==> flow/design.v <==
module life16(
    input clk,
    input load,
    input [255:0] data,
    output reg [255:0] q);
reg [3:0] sum;    
always @(posedge clk) begin
    if (load) begin q <= data; end
    else begin
        for (integer count = 0 ; count < 256 ; count++) begin
        if (count == 0) begin
            sum = q[1] + q[15] + q[16] + q[17] + q[31] + q[240] + q[241] +  q[255]; 
        end else if (count == 15) begin
            sum = q[14] + q[16] + q[0] + q[31] + q[240] + q[254] + q[30]  + q[255];
        end else if (count == 240) begin
            sum = q[0] + q[1] + q[15] + q[239] + q[241] + q[224] + q[225] + q[255];
        end else if (count == 255) begin
            sum = q[0] + q[14] +  q[15] + q[224] + q[238] + q[240] + q[239] + q[254];
        end else if (count > 0 && count < 15) begin
            sum = q[count -1] + q[count +1] + q[count +16] + q[count +15] + q[count +17] + q[count + 240] + q[count +239] + q[count +241];
        end else if (count % 16 == 0) begin 
            sum = q[count -1] + q[count +1] + q[count +15] + q[count +16] + q[count +17] + q[count -15] + q[count -16] + q[count +31];
        end else if (count % 16 == 15)  begin
            sum = q[count -1] + q[count +1] + q[count +15] + q[count -15]  + q[count +16] + q[count -16] + q[count -17]  + q[count -31];
        end else if (count > 240 && count < 255) begin
            sum = q[count -1] + q[count +1] + q[count - 15] + q[count - 16] + q[count - 17] + q[count - 240] + q[count - 241] + q[count - 239];
        end else begin
            sum = q[count -1] + q[count +1] + q[count -15] + q[count -16]  + q[count -17] + q[count +15] + q[count +16] + q[count +17];
        end
        if ((sum == 0 || sum == 1) || (sum >= 4)) begin
         	q[count] <= 0;
    	end else if (sum == 3) begin
         	q[count] <= 1;
    	end
    end
    end
end
endmodule
# == Reports on life16 ==
# Module life16 before and after one edit of its RTL, step after step.
# "orig" refers to lines of the RTL above, "edited" to lines of the edited file.
# "change": "edited" minus "orig" as printed here. "change_rel_pct": 100 x difference / "orig".
# Operators: Yosys type, input widths -> output width; for muxes data width and select width s.
# Library cell names are shortened.
# The mark -- stands for no value.
# inputs
top_module,life16
clock_port,clk
cell_library,sky130hd
pvt_corner,tt_025C_1v80

# == Diff ==
# The edit as a unified diff against the file above.
# A script made this edit. It changes what the design does and was not meant as an optimisation.
# begin of diff
@@ -26,5 +26,5 @@
             sum = q[count -1] + q[count +1] + q[count - 15] + q[count - 16] + q[count - 17] + q[count - 240] + q[count - 241] + q[count - 239];
         end else begin
-            sum = q[count -1] + q[count +1] + q[count -15] + q[count -16]  + q[count -17] + q[count +15] + q[count +16] + q[count +17];
+            sum = q[count -1] + q[count +1] + q[count -15] + q[count -16]  + q[count -17] + q[count +15] + q[count +16] - q[count +17];
         end
         if ((sum == 0 || sum == 1) || (sum >= 4)) begin
# end of diff

# == After elaboration ==
# Counts by Yosys on the flattened word-level netlist (proc, flatten, opt, wreduce; memories kept). Register bits leave out memories and registers merged into their read ports (data or address). Print and check cells are left out. Cells with the same type and inputs are merged into one.
# classes
element,orig,edited,change,change_rel_pct
reduce_and_logical,1024,1024,0,0.00
cmp,256,256,0,0.00
n_logic,0,0,0,--
eq_ne,512,512,0,0.00
shift,0,0,0,--
n_mux,1024,1024,0,0.00
n_mul,0,0,0,--
div_mod_pow,0,0,0,--
addsub,1792,1792,0,0.00
# ops
operator,orig,edited,change,change_rel_pct
$add 4x1->4,1024,828,-196,-19.14
$sub 4x1->4,0,196,196,--
$mux 1,768,768,0,0.00
$logic_or 1x1->1,512,512,0,0.00
$add 1x1->2,256,256,0,0.00
$add 2x1->3,256,256,0,0.00
$add 3x1->4,256,256,0,0.00
$eq 4x1->1 const B,256,256,0,0.00
$eq 4x2->1 const B,256,256,0,0.00
$ge 4x3->1 const B,256,256,0,0.00
$logic_not 4->1,256,256,0,0.00
$mux 4,256,256,0,0.00
$reduce_bool 3->1,256,256,0,0.00
# word_totals
element,orig,edited,change,change_rel_pct
mem_count,0,0,0,--
out_inout_bits,256,256,0,0.00
clocked_rd_ports_x_width,0,0,0,--
register_bits,256,256,0,0.00
latch_bits,0,0,0,--
romBits,0,0,0,--
elab_cells,4864,4864,0,0.00
input_bits,258,258,0,0.00
mem_bits_rw,0,0,0,--

# == Longest topological paths ==
# Longest topological path by Yosys (ltp), each cell counted once; first at word level (registers and memories cut), then after technology mapping (sequential cells cut; the memories' decode and read muxes count).
# logic_depth
element,orig,edited,change,change_rel_pct
word_depth,13,13,0,0.00
ABC_AREA,0,0,--,--
ltp_mapped,11,11,0,0.00
depth_no_buf,11,11,0,0.00

# == Synthesis result ==
# Yosys stat after the flow's synthesis: flattened, memories mapped to cells. It holds for the ABC_AREA given above (unset counts as 0); a run with the other value may have another netlist.
# mapped
element,orig,edited,change,change_rel_pct
seqArea_um2,7687.4,7687.4,0.0,0.00
n_buf,57,83,26,45.61
mapped_cells,5687,6424,737,12.96
area_um2,56600.5,65240.1,8639.6,15.26
ffs,256,256,0,0.00
# by_type
cell_type,orig,edited,change,change_rel_pct
inv_1,2047,1203,-844,-41.23
o2111ai_1,0,263,263,--
or3_1,256,0,-256,-100.00
nor4b_1,256,1,-255,-99.61
nor3b_1,250,2,-248,-99.20
nor2b_1,0,229,229,--
mux2i_1,256,37,-219,-85.55
ha_1,768,964,196,25.52
xnor2_1,0,195,195,--
and3b_1,0,194,194,--
a21o_1,0,193,193,--
nand3b_1,0,189,189,--
nor3_1,0,125,125,--
o211ai_1,0,124,124,--
nand2_1,256,379,123,48.05
nand3_1,0,123,123,--
a21boi_0,0,114,114,--
a21oi_1,250,142,-108,-43.20
# The list need not be complete.

# == Timing after synthesis ==
# OpenSTA on the mapped netlist: ideal clock, no wires. The path of least setup slack (recovery checks aside). Input and output delay are each 20% of the period. Register names are those of the netlist, which keeps one name where synthesis merged equal registers.
# synth_path
element,orig,edited,change,change_rel_pct
path_kind,register to register,register to register,--,--
from,register q[33],register q[209],--,--
to,register q[34],register q[225],--,--
period_ns,5.0,5.0,0.0,0.00
arrival_ns,3.587,3.712,0.125,3.48
setup_ns,0.254,0.241,-0.013,--
path_delay_ns,3.841,3.953,0.112,2.92
driving_pins,12,11,-1,-8.33
slack_ns,1.159,1.046,-0.113,--
n_path_buf,0,0,0,--
required_ns,4.746,4.759,0.013,0.27
t_first_pin_ns,0.000,0.000,0.000,--
synth_period_reached_ns,3.841,3.954,0.113,2.94
# "path_delay_ns" = arrival - input delay + setup time.
# "driving_pins": output pins that drive a net of the path, with the launching flip-flop's if there is one; two outputs of one cell count as two.
# "synth_period_reached_ns" = period - worst setup slack (recovery checks aside). The figure is calculated, with input and output delays left at 20% of the set period.
# The rows between start and end are the longest chain of elaborated cells between them; the timing report does not say that the signal goes this way. Where chains are equally long, one stands for them.
# A line is the first line of the expression or statement that the cell stems from. Yosys adds cells for indexed reads and writes and turns some case tables into memories.
# A register here has more assigning lines than the two given.
# orig: The path ends at the enable pin of a flip-flop; only ways to that pin are counted.
# synth_via_orig
cell_sequence,edfxtp_1 inv_1 fa_1 fa_1 fa_1 inv_1 ha_1 inv_1 fa_1 nor4b_1 a22oi_1 or3_1
elab_chain_len,12
cone_cells,15
cone_lines,4
cone_classes,add/sub (7); compare (1); eq/ne (2); mux (1); reduce/logical (4)
# synth_rtl_orig
element,line_no,text
start: declaration,5,output reg [255:0] q);
start: assignment,8,if (load) begin q <= data; end
start: assignment,31,q[count] <= 0;
$add 1x1->2,28,sum = q[count -1] + q[count +1] + q[count -15] + q[count -16]  + q[count -17] + q[count +15] + q[count +16] + ...
$add 2x1->3,28,
$add 3x1->4,28,
$add 4x1->4 x4,28,
$mux 4,8,
$logic_not 4->1,30,if ((sum == 0 || sum == 1) || (sum >= 4)) begin
$logic_or 1x1->1 x2,30,
$reduce_bool 3->1,--,
end: assignment,8,
end: assignment,31,
end: declaration,5,
# edited: The path ends at the enable pin of a flip-flop; only ways to that pin are counted.
# synth_via_edited
cell_sequence,edfxtp_1 inv_1 ha_1 fa_1 fa_1 fa_1 inv_1 fa_1 or3b_1 or4b_1 a21bo_2
elab_chain_len,10
cone_cells,13
cone_lines,4
cone_classes,add/sub (5); compare (1); eq/ne (2); mux (1); reduce/logical (4)
# synth_rtl_edited
element,line_no,text
start: declaration,5,output reg [255:0] q);
start: assignment,8,if (load) begin q <= data; end
start: assignment,31,q[count] <= 0;
$add 3x1->4,28,sum = q[count -1] + q[count +1] + q[count -15] + q[count -16]  + q[count -17] + q[count +15] + q[count +16] - ...
$add 4x1->4 x3,28,
$sub 4x1->4,28,
$mux 4,8,
$logic_not 4->1,30,if ((sum == 0 || sum == 1) || (sum >= 4)) begin
$logic_or 1x1->1 x2,30,
$reduce_bool 3->1,--,
end: assignment,8,
end: assignment,31,
end: declaration,5,

# == Path in the finished layout ==
# Path of least setup slack in the final report of the runs of pair A (OpenROAD, finished layout, wires in). Where an end is a register, its clock arrival counts in the times.
# layout_path
element,orig,edited,change,change_rel_pct
path_kind,register to register,register to register,--,--
from,register q[8],register q[8],--,--
to,register q[249],register q[9],--,--
arrival_ns,4.51,4.47,-0.04,-0.89
driving_pins,12,12,0,0.00
t_first_pin_ns,0.62,0.63,0.01,1.61
setup_ns,0.24,0.28,0.04,--
n_path_buf,0,0,0,--
slack_ns,0.29,0.31,0.02,--
period_ns,4.43,4.43,0.00,0.00
required_ns,4.80,4.79,-0.01,-0.21
# The rows between start and end are the longest chain of elaborated cells between them; the timing report does not say that the signal goes this way. Where chains are equally long, one stands for them.
# A register here has more assigning lines than the two given.
# orig: The path ends at the enable pin of a flip-flop; only ways to that pin are counted.
# layout_via_orig
cell_sequence,edfxtp_1 inv_1 fa_1 fa_1 fa_1 inv_1 ha_1 inv_1 fa_1 nor4b_1 a21oi_1 or3_1
elab_chain_len,7
cone_cells,10
cone_lines,4
cone_classes,add/sub (2); compare (1); eq/ne (2); mux (1); reduce/logical (4)
# layout_rtl_orig
element,line_no,text
start: declaration,5,output reg [255:0] q);
start: assignment,8,if (load) begin q <= data; end
start: assignment,31,q[count] <= 0;
$add 4x1->4 x2,26,sum = q[count -1] + q[count +1] + q[count - 15] + q[count - 16] + q[count - 17] + q[count - 240] + q[count - 2 ...
$mux 4,8,
$logic_not 4->1,30,if ((sum == 0 || sum == 1) || (sum >= 4)) begin
$logic_or 1x1->1 x2,30,
$reduce_bool 3->1,--,
end: assignment,8,
end: assignment,31,
end: declaration,5,
# edited: The path ends at the enable pin of a flip-flop; only ways to that pin are counted.
# layout_via_edited
cell_sequence,edfxtp_1 inv_1 fa_1 fa_1 fa_1 inv_1 ha_1 inv_1 fa_1 a211oi_1 mux2i_1 or4_1
elab_chain_len,12
cone_cells,15
cone_lines,4
cone_classes,add/sub (7); compare (1); eq/ne (2); mux (1); reduce/logical (4)
# layout_rtl_edited
element,line_no,text
start: declaration,5,output reg [255:0] q);
start: assignment,8,if (load) begin q <= data; end
start: assignment,31,q[count] <= 0;
$add 1x1->2,20,sum = q[count -1] + q[count +1] + q[count +16] + q[count +15] + q[count +17] + q[count + 240] + q[count +239] ...
$add 2x1->3,20,
$add 3x1->4,20,
$add 4x1->4 x4,20,
$mux 4,8,
$logic_not 4->1,30,if ((sum == 0 || sum == 1) || (sum >= 4)) begin
$logic_or 1x1->1 x2,30,
$reduce_bool 3->1,--,
end: assignment,8,
end: assignment,31,
end: declaration,5,

# == Flow runs ==
# Runs of the flow (Yosys, OpenROAD) on both versions; the two runs of a pair have the same settings. The constraints put input and output delay at 20% of the set period each and load the outputs with 0.01 pF.
# settings_pair_A
CORE_UTILIZATION,40
period_ns,4.43
CAP_MARGIN,20
CORE_MARGIN,2
SLEW_MARGIN,20
# measured_pair_A
element,orig,edited,change,change_rel_pct
fin_hold_ws_ns,0.736,0.745,0.009,--
setup_worst_slack_ns,0.285,0.314,0.029,--
period_reached_ns,4.145,4.116,-0.029,-0.70
finalCellArea_um2,67146.9,76389.5,9242.6,13.76
fin_tns_ns,0.000,0.000,0.000,--
final_die_area_um2,144525.0,166346.0,21821.0,15.10
yosys_chip_area_um2,56600.5,65240.1,8639.6,15.26
util_pct,47.6,47.0,-0.6,--
# settings_pair_B
CAP_MARGIN,10
CORE_MARGIN,7
CORE_UTILIZATION,16
CTS_CLUSTER_DIAMETER,350
CTS_CLUSTER_SIZE,84
PLACE_DENSITY,0.86
SETUP_SLACK_MARGIN,1.11
period_ns,5.28
SLEW_MARGIN,20
# measured_pair_B
element,orig,edited,change,change_rel_pct
fin_hold_ws_ns,0.665,0.451,-0.214,--
setup_worst_slack_ns,0.873,1.037,0.164,--
period_reached_ns,4.407,4.243,-0.164,-3.72
finalCellArea_um2,73479.2,80532.2,7053.0,9.60
fin_tns_ns,0.000,0.000,0.000,--
final_die_area_um2,370601.0,425828.0,55227.0,14.90
yosys_chip_area_um2,56600.5,65240.1,8639.6,15.26
util_pct,20.9,19.8,-1.1,--
# "period_reached_ns": clock period set for the run, less the worst setup slack. It is reckoned from that one timing run; input and output delays stay at 20% of the period that was set.
